==> flow/design.v <==
module convolution_core (
input clk,
input reset,
input [31:0] value0,
input [31:0] value1,
input [31:0] value2,
input [31:0] value3,
input [31:0] value4,
input [31:0] value5,
input [31:0] value6,
input [31:0] value7,
input [31:0] value8,
input caculating_start,
output reg caculating_done,
input res_done,
output reg [31:0] ret
);
	parameter kernel0 = 8'd1;
	parameter kernel1 = 8'd2;
	parameter kernel2 = 8'd3;
	parameter kernel3 = 8'd4;
	parameter kernel4 = 8'd5;
	parameter kernel5 = 8'd6;
	parameter kernel6 = 8'd7;
	parameter kernel7 = 8'd8;
	parameter kernel8 = 8'd9;
	reg [31:0] Add0,Add1,Add2,Add3,Add4,Add5,Add6,Add7,Add8;
	reg [1:0] status;
	reg [31:0] reg_31, reg_32, reg_33;
	always @(posedge clk) begin
		if (reset) begin
			status <= 2'b00;
			ret <= 32'hffffffff;
			caculating_done <= 1'b0;
		end else if (status == 2'b00 && caculating_start) begin
			Add0 <= value0 * kernel0;
			Add1 <= value1 * kernel1;
			Add2 <= value2 * kernel2;
			Add3 <= value3 * kernel3;
			Add4 <= value4 * kernel4;
			Add5 <= value5 * kernel5;
			Add6 <= value6 * kernel6;
			Add7 <= value7 * kernel7;
			Add8 <= value8 * kernel8;
			status <= 1'b01;
		end else if (status == 2'b01 && caculating_start) begin
			reg_31 <= Add0+Add1+Add2;
			reg_32 <= Add3+Add4+Add5;
			reg_33 <= Add6+Add7+Add8;
			status <= 2'b10;
		end else if (status == 2'b10 && caculating_start) begin
			ret <= reg_31 + reg_32 + reg_33;
			status <= 2'b11;  
			caculating_done <= 1'b1;
		end else  if (caculating_start == 1'b0)begin
			caculating_done <= 1'b0;
			status <= 2'b00;
		end
	end 
endmodule
`timescale 1 ps / 1 ps
module chris_slave (
		input  wire [3:0]  avs_s0_address,      
		input  wire        avs_s0_read,         
		output wire [31:0] avs_s0_readdata,     
		input  wire        avs_s0_write,        
		input  wire [31:0] avs_s0_writedata,    
		output wire        avs_s0_waitrequest,  
		input  wire        clock_clk,           
		input  wire        reset_reset,         
		output wire        LEDR                 
	);
	reg [31:0] reg_out;
	assign avs_s0_readdata = reg_out;
   reg			Reg_Status_Read;
   reg			Reg_Status_Write;
	reg 			reg_write_done;
	reg 			reg_read_done;
   reg [31:0] 		reg_value[8:0];
	reg 				led_out;
	reg [31:0] reg_res;
   assign avs_s0_waitrequest = Reg_Status_Read&Reg_Status_Write;
	assign LEDR = led_out;
	reg reg_module_caculation_end;
	reg reg_modue_caculating_start;
	reg reg_module_end;
	reg reg_module_start;
   convolution_core instance_convolution(.clk(clock_clk),
	.reset(reset_reset),
	.value0(reg_value[0]),
	.value1(reg_value[1]),
	.value2(reg_value[2]),
	.value3(reg_value[3]),
	.value4(reg_value[4]),
	.value5(reg_value[5]),
	.value6(reg_value[6]),
	.value7(reg_value[7]),
	.value8(reg_value[8]),
	.caculating_start(reg_modue_caculating_start),
	.caculating_done(reg_module_caculation_end),
	.res_done(reg_module_end),
	.ret(reg_res)
	);
	 reg [3:0] reg_current_status, reg_next_status;
	 parameter IDLE = 4'b0001;
    parameter CALCULATING = 4'b0010;
    parameter WAITTING = 4'b0100;
    parameter FINISH = 4'b1000;
	 always@(posedge clock_clk)
    begin
        if(reset_reset)
            reg_current_status <= IDLE;
        else
            reg_current_status <= reg_next_status;
    end
    always@(reg_current_status or reg_read_done or reg_module_caculation_end or reg_write_done or reset_reset)
    begin
        if(reset_reset)
            reg_next_status = IDLE;
        else
        begin
            case(reg_current_status)
                IDLE:reg_next_status = reg_read_done?CALCULATING:IDLE;
                CALCULATING:reg_next_status = reg_module_caculation_end?WAITTING:CALCULATING;
                WAITTING:reg_next_status = reg_write_done?FINISH:WAITTING;
                FINISH: reg_next_status = IDLE;
                default: reg_next_status = IDLE;
            endcase
        end
    end
	 always@(posedge clock_clk) begin
		if (reset_reset) begin
			led_out <= 1'b0;
			reg_module_start<= 1'b0;
			reg_module_end	<= 1'b0;
			reg_modue_caculating_start <= 1'b0;
		end else begin
		case(reg_current_status)
			IDLE: begin
				reg_module_start<= 1'b0;
				reg_module_end	<= 1'b0;
				reg_modue_caculating_start <= 1'b0;
			end
			CALCULATING: begin
				led_out <= 1'b1;
				reg_module_start <= 1'b1;
				reg_modue_caculating_start <= 1'b1;
			end
			WAITTING:begin
				reg_modue_caculating_start <= 1'b0;
				reg_module_end <= 1'b1;
			end
			FINISH:begin
				reg_module_start <= 1'b0;
				reg_module_end	<= 1'b0;
				reg_modue_caculating_start <= 1'b0;
				led_out <= 1'b0;
			end
			default:begin
			end
		endcase
	 end 
	 end
	always @(posedge clock_clk)
	  if (reset_reset) begin
			Reg_Status_Write <= 1'b1;
			reg_read_done <= 1'b0;
			reg_value[0] <= 32'h00000000;
			reg_value[1] <= 32'h00000000;
			reg_value[2] <= 32'h00000000;
			reg_value[3] <= 32'h00000000;
			reg_value[4] <= 32'h00000000;
			reg_value[5] <= 32'h00000000;
			reg_value[6] <= 32'h00000000;
			reg_value[7] <= 32'h00000000;
			reg_value[8] <= 32'h00000000;			
	  end else if (!avs_s0_waitrequest && avs_s0_write) begin
			case (avs_s0_address[3:0])
				4'b0000: reg_value[0] <= avs_s0_writedata;
				4'b0001: reg_value[1] <= avs_s0_writedata;
				4'b0010: reg_value[2] <= avs_s0_writedata;
				4'b0011: reg_value[3] <= avs_s0_writedata;
				4'b0100: reg_value[4] <= avs_s0_writedata;
				4'b0101: reg_value[5] <= avs_s0_writedata;
				4'b0110: reg_value[6] <= avs_s0_writedata;
				4'b0111: reg_value[7] <= avs_s0_writedata;
				4'b1000:begin
					reg_value[8] <= avs_s0_writedata;
					reg_read_done <= 1'b1;  
				end
			endcase		
			Reg_Status_Write <= 1'b1;
	  end else if (avs_s0_waitrequest && avs_s0_write)begin
			Reg_Status_Write <= 1'b0;
	  end else begin
			if(reg_module_end) begin
				reg_read_done <= 1'b0;
			end 
			Reg_Status_Write <= 1'b1;	
	  end
   always @(posedge clock_clk)
	if (reset_reset) begin
		Reg_Status_Read <= 1'b1;	
		reg_write_done <= 1'b0;
		reg_out <= 32'hffffffff;
	end else if (!avs_s0_waitrequest && avs_s0_read) begin
		Reg_Status_Read <= 1'b1;
		reg_write_done <= 1'b1;	
	end else if(avs_s0_waitrequest && avs_s0_read && reg_current_status == WAITTING) begin
		case (avs_s0_address[3:0])
				4'b0000: reg_out <= reg_value[0];
				4'b0001: reg_out <= reg_value[1];
				4'b0010: reg_out <= reg_value[2];
				4'b0011: reg_out <= reg_value[3];
				4'b0100: reg_out <= reg_value[4];
				4'b0101: reg_out <= reg_value[5];
				4'b0110: reg_out <= reg_value[6];
				4'b0111: reg_out <= reg_value[7];
				4'b1000: reg_out <= reg_value[8];
				4'b1001: reg_out <= reg_res;
			default:reg_out <= 32'hffffffff;
		endcase
		Reg_Status_Read <= 1'b0;	
	end else begin
		Reg_Status_Read <= 1'b1;
		if (reg_module_end) begin
			reg_write_done <= 1'b0;
		end
	end
endmodule
Memo
Re: synthesis data of chris_slave

[From RTL to reports: chris_slave]
Tool output for the design above before and after an edit, in the order of the flow.
Lines under "before" count in the file above, lines under "after" in the edited file.
"difference": "after" minus "before" as printed here. "rel. change": 100 x difference / "before".
Operators carry their Yosys type and port widths (W data, S select, Z words).
Cell names lack the library's common part.
The mark - stands for no value.
Inputs
  top module: chris_slave
  clock port: clock_clk
  cell library: sky130hd
  corner: tt_025C_1v80

[Edit of the RTL]
Unified diff, file above to edited file.
This change comes from a script, not from a designer. The edited design behaves differently; no optimisation was intended.
begin of diff
@@ -72,5 +72,7 @@
 	);
 	reg [31:0] reg_out;
-	assign avs_s0_readdata = reg_out;
+	reg [31:0] avs_s0_readdata_p1;
+	always @(posedge clock_clk) avs_s0_readdata_p1 <= reg_out;
+	assign avs_s0_readdata = avs_s0_readdata_p1;
    reg			Reg_Status_Read;
    reg			Reg_Status_Write;
end of diff

[After elaboration]
Yosys after proc, flatten, opt, wreduce and memory -nomap, before mapping. Print and check cells are not counted. Equal cells are merged and count once.
Bit counts
  output and inout port bits: before 34, after 34, difference 0, rel. change 0.00%
  elaborated cells: before 132, after 133, difference +1, rel. change +0.76%
  register bits: before 743, after 775, difference +32, rel. change +4.31%
  bits of input ports: before 40, after 40, difference 0, rel. change 0.00%
Cells by class
  equality and inequality tests: before 21, after 21, difference 0, rel. change 0.00%
  multiplexer cells: before 22, after 22, difference 0, rel. change 0.00%
  add/subtract/negate cells: before 8, after 8, difference 0, rel. change 0.00%
  multipliers: before 5, after 5, difference 0, rel. change 0.00%
  reductions and logical operators: before 37, after 37, difference 0, rel. change 0.00%
  bitwise gates (word level): before 5, after 5, difference 0, rel. change 0.00%
Operator kinds equal on both sides are left out: 33.

[Longest topological paths]
Depth = most cells in a row (Yosys ltp): at word level without a register or memory, in the mapped netlist without a sequential cell, where the memories' decode and read muxes count.
Logic depth
  depth in word-level cells: before 5, after 5, difference 0, rel. change 0.00%
  ABC_AREA: before 0, after 0
  depth in mapped cells: before 15, after 14, difference -1, rel. change -6.67%
  mapped depth without buffers: before 15, after 14, difference -1, rel. change -6.67%

[Mapped cells and area]
Source: synth_stat.txt of the flow (Yosys; design flattened, memories mapped). It holds for the ABC_AREA given above (unset counts as 0); a run with the other value may have another netlist.
Cells by type
  o21ai_1: before 3, after 67, difference +64, rel. change +2133.33%
  nand2b_1: before 30, after 68, difference +38, rel. change +126.67%
  a21o_1: before 102, after 139, difference +37, rel. change +36.27%
  clkbuf_1: before 191, after 226, difference +35, rel. change +18.32%
  dfxtp_1: before 367, after 399, difference +32, rel. change +8.72%
  nand2_1: before 776, after 752, difference -24, rel. change -3.09%
  o21ai_0: before 120, after 98, difference -22, rel. change -18.33%
  nor3_1: before 46, after 25, difference -21, rel. change -45.65%
  a221oi_1: before 3, after 20, difference +17, rel. change +566.67%
  xor2_1: before 66, after 82, difference +16, rel. change +24.24%
  a21oi_1: before 520, after 535, difference +15, rel. change +2.88%
  a211o_1: before 4, after 19, difference +15, rel. change +375.00%
  o211ai_1: before 27, after 13, difference -14, rel. change -51.85%
  nor2_1: before 171, after 158, difference -13, rel. change -7.60%
  a22oi_1: before 98, after 90, difference -8, rel. change -8.16%
  or3_1: before 15, after 7, difference -8, rel. change -53.33%
  o21a_1: before 36, after 29, difference -7, rel. change -19.44%
  a41oi_1: before 2, after 8, difference +6, rel. change +300.00%
Cell types equal on both sides are left out: 10.
The list need not be complete.
Mapped netlist
  buffer cells: before 192, after 227, difference +35, rel. change +18.23%
  area of sequential cells (um^2): before 18667.9, after 19308.5, difference +640.6, rel. change +3.43%
  cell area after synthesis (um^2): before 41692.5, after 43163.9, difference +1471.4, rel. change +3.53%
  cells in the netlist: before 4175, after 4329, difference +154, rel. change +3.69%
  flip-flops: before 744, after 776, difference +32, rel. change +4.30%
The figures by module come from a second, unflattened synthesis with its own total; it is not the netlist above.
Second synthesis, totals
  cells (unflattened synthesis): before 4241, after 4313, difference +72, rel. change +1.70%
  area (unflattened synthesis) (um^2): before 43290.3, after 43899.6, difference +609.3, rel. change +1.41%
Each row is one instance without its submodules.
Modules, before
  convolution_core: sequential area 12041.5 um^2, area 29303.1 um^2, instances 1, cells 2475
  chris_slave: sequential area 6626.4 um^2, area 13987.2 um^2, instances 1, cells 1766
Modules, after
  convolution_core: sequential area 12041.5 um^2, area 29303.1 um^2, instances 1, cells 2475
  chris_slave: sequential area 7267.0 um^2, area 14596.5 um^2, instances 1, cells 1838

[Worst setup path after synthesis]
OpenSTA on the mapped netlist: ideal clock, no wires. The path of least setup slack (recovery checks aside). Input and output delay are each 20% of the period. Register names are those of the netlist, which keeps one name where synthesis merged equal registers.
Timing post-synthesis
  path kind: before input to register, after input to register
  from: before input reset_reset, after input reset_reset
  to: before register instance_convolution.reg_31[0], after register instance_convolution.Add0[0]
  buffers on the path: before 0, after 1, difference +1
  data required time (ns): before 5.313, after 5.071, difference -0.242, rel. change -4.55%
  library setup time (ns): before 0.687, after 0.929, difference +0.242
  external input delay (ns): before 1.200, after 1.200, difference 0.000, rel. change 0.00%
  arrival time (ns): before 8.336, after 13.228, difference +4.892, rel. change +58.69%
  time at the first pin (ns): before 1.200, after 1.200, difference 0.000, rel. change 0.00%
  period (ns): before 6.0, after 6.0, difference 0.0, rel. change 0.00%
  stages on the path: before 3, after 3, difference 0, rel. change 0.00%
  delay of the path (ns): before 7.823, after 12.957, difference +5.134, rel. change +65.63%
  path slack (ns): before -3.024, after -8.157, difference -5.133
  period reached after synthesis (ns): before 9.024, after 14.157, difference +5.133, rel. change +56.88%
"delay of the path" is the arrival time less input delay plus setup time.
"stages on the path": output pins that drive a net of the path, with the launching flip-flop's if there is one; two outputs of one cell count as two.
"period reached after synthesis" = period - worst setup slack (recovery checks aside). The figure is calculated, with input and output delays left at 20% of the set period.
The rows between start and end are the longest chain of elaborated cells between them; the timing report does not say that the signal goes this way. Where chains are equally long, one stands for them.
A line is the first line of the expression or statement that the cell stems from. Yosys adds cells for indexed reads and writes and turns some case tables into memories.
On the way, post-synthesis, before
  cells stage by stage: inv_1 > nand2_1 > nor3b_1
  cells in the longest elaborated chain: 2
  elaborated cells on any way between the ends: 2
  RTL lines with such cells: 0
  classes of those cells: logic: 1; reduce/logical: 1
RTL lines, path post-synthesis, before
  start, declared: line 70  | input wire reset_reset,
  $not A1 Y1
  $reduce_and A3 Y1
  end, assigned: line 47  | reg_31 <= Add0+Add1+Add2;
  end, declared: line 29  | reg [31:0] reg_31, reg_32, reg_33;
On the way, post-synthesis, after
  cells stage by stage: clkbuf_1 > nand2b_1 > nor2_1
  cells in the longest elaborated chain: 2
  elaborated cells on any way between the ends: 2
  RTL lines with such cells: 0
  classes of those cells: logic: 1; reduce/logical: 1
RTL lines, path post-synthesis, after
  start, declared: line 70  | input wire reset_reset,
  $not A1 Y1
  $reduce_and A2 Y1
  end, assigned: line 36  | Add0 <= value0 * kernel0;
  end, declared: line 27  | reg [31:0] Add0,Add1,Add2,Add3,Add4,Add5,Add6,Add7,Add8;

[Path in the finished layout]
From the final timing report of each run of pair A: the path of least setup slack in the routed layout; clock arrival at registers is part of the times.
Timing post-layout
  path kind: before register to register, after register to register
  from: before register instance_convolution.Add2[1], after register reg_value[6][2]
  to: before register instance_convolution.reg_31[31], after register instance_convolution.Add6[29]
  time at the first pin (ns): before 0.65, after 0.68, difference +0.03, rel. change +4.62%
  library setup time (ns): before 0.26, after 0.25, difference -0.01
  arrival time (ns): before 4.45, after 4.37, difference -0.08, rel. change -1.80%
  period (ns): before 4.24, after 4.24, difference 0.00, rel. change 0.00%
  path slack (ns): before 0.18, after 0.28, difference +0.10
  stages on the path: before 15, after 14, difference -1, rel. change -6.67%
  buffers on the path: before 0, after 2, difference +2
  data required time (ns): before 4.62, after 4.65, difference +0.03, rel. change +0.65%
The rows between start and end are the longest chain of elaborated cells between them; the timing report does not say that the signal goes this way. Where chains are equally long, one stands for them.
On the way, post-layout, before
  cells stage by stage: edfxtp_1 > fa_1 > ha_1 > inv_1 > fa_1 > nor2b_1 > o31a_1 > o2111ai_1 > a21o_1 > o211ai_1 > a221o_1 > a31oi_1 > nor3_1 > o22ai_1 > xnor2_1
  cells in the longest elaborated chain: 1
  elaborated cells on any way between the ends: 1
  RTL lines with such cells: 1
  classes of those cells: add/sub: 1
RTL lines, path post-layout, before
  start, declared: line 27  | reg [31:0] Add0,Add1,Add2,Add3,Add4,Add5,Add6,Add7,Add8;
  start, assigned: line 38  | Add2 <= value2 * kernel2;
  $add A32 B32 Y32: line 47  | reg_31 <= Add0+Add1+Add2;
  end, assigned: line 47
  end, declared: line 29  | reg [31:0] reg_31, reg_32, reg_33;
On the way, post-layout, after
  cells stage by stage: dfxtp_1 > fa_1 > ha_1 > a21o_1 > a21oi_1 > o21bai_1 > a2111oi_1 > buf_4 > o41ai_1 > buf_4 > a31oi_1 > o21ai_1 > a221oi_1 > xnor2_1
  cells in the longest elaborated chain: 1
  elaborated cells on any way between the ends: 1
  RTL lines with such cells: 1
  classes of those cells: mul: 1
RTL lines, path post-layout, after
  start, declared: line 81  | reg [31:0] reg_value[8:0];
  start, assigned: line 176  | reg_value[6] <= 32'h00000000;
  start, assigned: line 187  | 4'b0110: reg_value[6] <= avs_s0_writedata;
  $mul A32 B3 Y32: line 42  | Add6 <= value6 * kernel6;
  end, assigned: line 42
  end, declared: line 27  | reg [31:0] Add0,Add1,Add2,Add3,Add4,Add5,Add6,Add7,Add8;

[Layout results]
Runs of the flow (Yosys, OpenROAD) on both versions; the two runs of a pair have the same settings. The constraints put input and output delay at 20% of the set period each and load the outputs with 0.01 pF.
Flow settings, pair A
  CORE_UTILIZATION: 40
  period_ns: 4.24
  CAP_MARGIN: 20
  CORE_MARGIN: 2
  SLEW_MARGIN: 20
Results, pair A
  utilization after layout: before 0.453, after 0.455, difference +0.002
  worst hold slack (ns): before 0.449, after 0.345, difference -0.104
  power consumption (W): before 0.015003, after 0.016241, difference +0.001238, rel. change +8.25%
  worst slack on setup checks (ns): before 0.179, after 0.276, difference +0.097
  standard-cell area after routing (um^2): before 46886.2, after 48746.8, difference +1860.6, rel. change +3.97%
  clock period reached (ns): before 4.061, after 3.964, difference -0.097, rel. change -2.39%
  die outline area (um^2): before 106831.0, after 110553.0, difference +3722.0, rel. change +3.48%
  netlist area reported by Yosys (um^2): before 41692.5, after 43163.9, difference +1471.4, rel. change +3.53%
  summed negative setup slack (ns): before 0.000, after 0.000, difference 0.000
Flow settings, pair B
  CAP_MARGIN: 0
  CELL_PAD_IN_SITES_DETAIL_PLACEMENT: 0
  CORE_UTILIZATION: 29
  CTS_CLUSTER_DIAMETER: 190
  CTS_CLUSTER_SIZE: 31
  GPL_ROUTABILITY_DRIVEN: 0
  SETUP_SLACK_MARGIN: 0.0
  SLEW_MARGIN: 10
  TNS_END_PERCENT: 20
  period_ns: 3.18
  CORE_MARGIN: 2
Results, pair B
  utilization after layout: before 0.353, after 0.351, difference -0.002
  worst hold slack (ns): before 0.271, after 0.270, difference -0.001
  power consumption (W): before 0.015163, after 0.015984, difference +0.000821, rel. change +5.41%
  worst slack on setup checks (ns): before -0.600, after -0.384, difference +0.216
  standard-cell area after routing (um^2): before 50552.2, after 51828.5, difference +1276.3, rel. change +2.52%
  clock period reached (ns): before 3.780, after 3.564, difference -0.216, rel. change -5.71%
  die outline area (um^2): before 146815.0, after 151944.0, difference +5129.0, rel. change +3.49%
  netlist area reported by Yosys (um^2): before 41692.5, after 43163.9, difference +1471.4, rel. change +3.53%
  summed negative setup slack (ns): before -14.230, after -5.284, difference +8.946
"clock period reached" means the clock period less the worst setup slack. The figure is calculated, with input and output delays left at 20% of the set period.
"power consumption" is the tool's figure for a default switching activity; nothing was simulated.
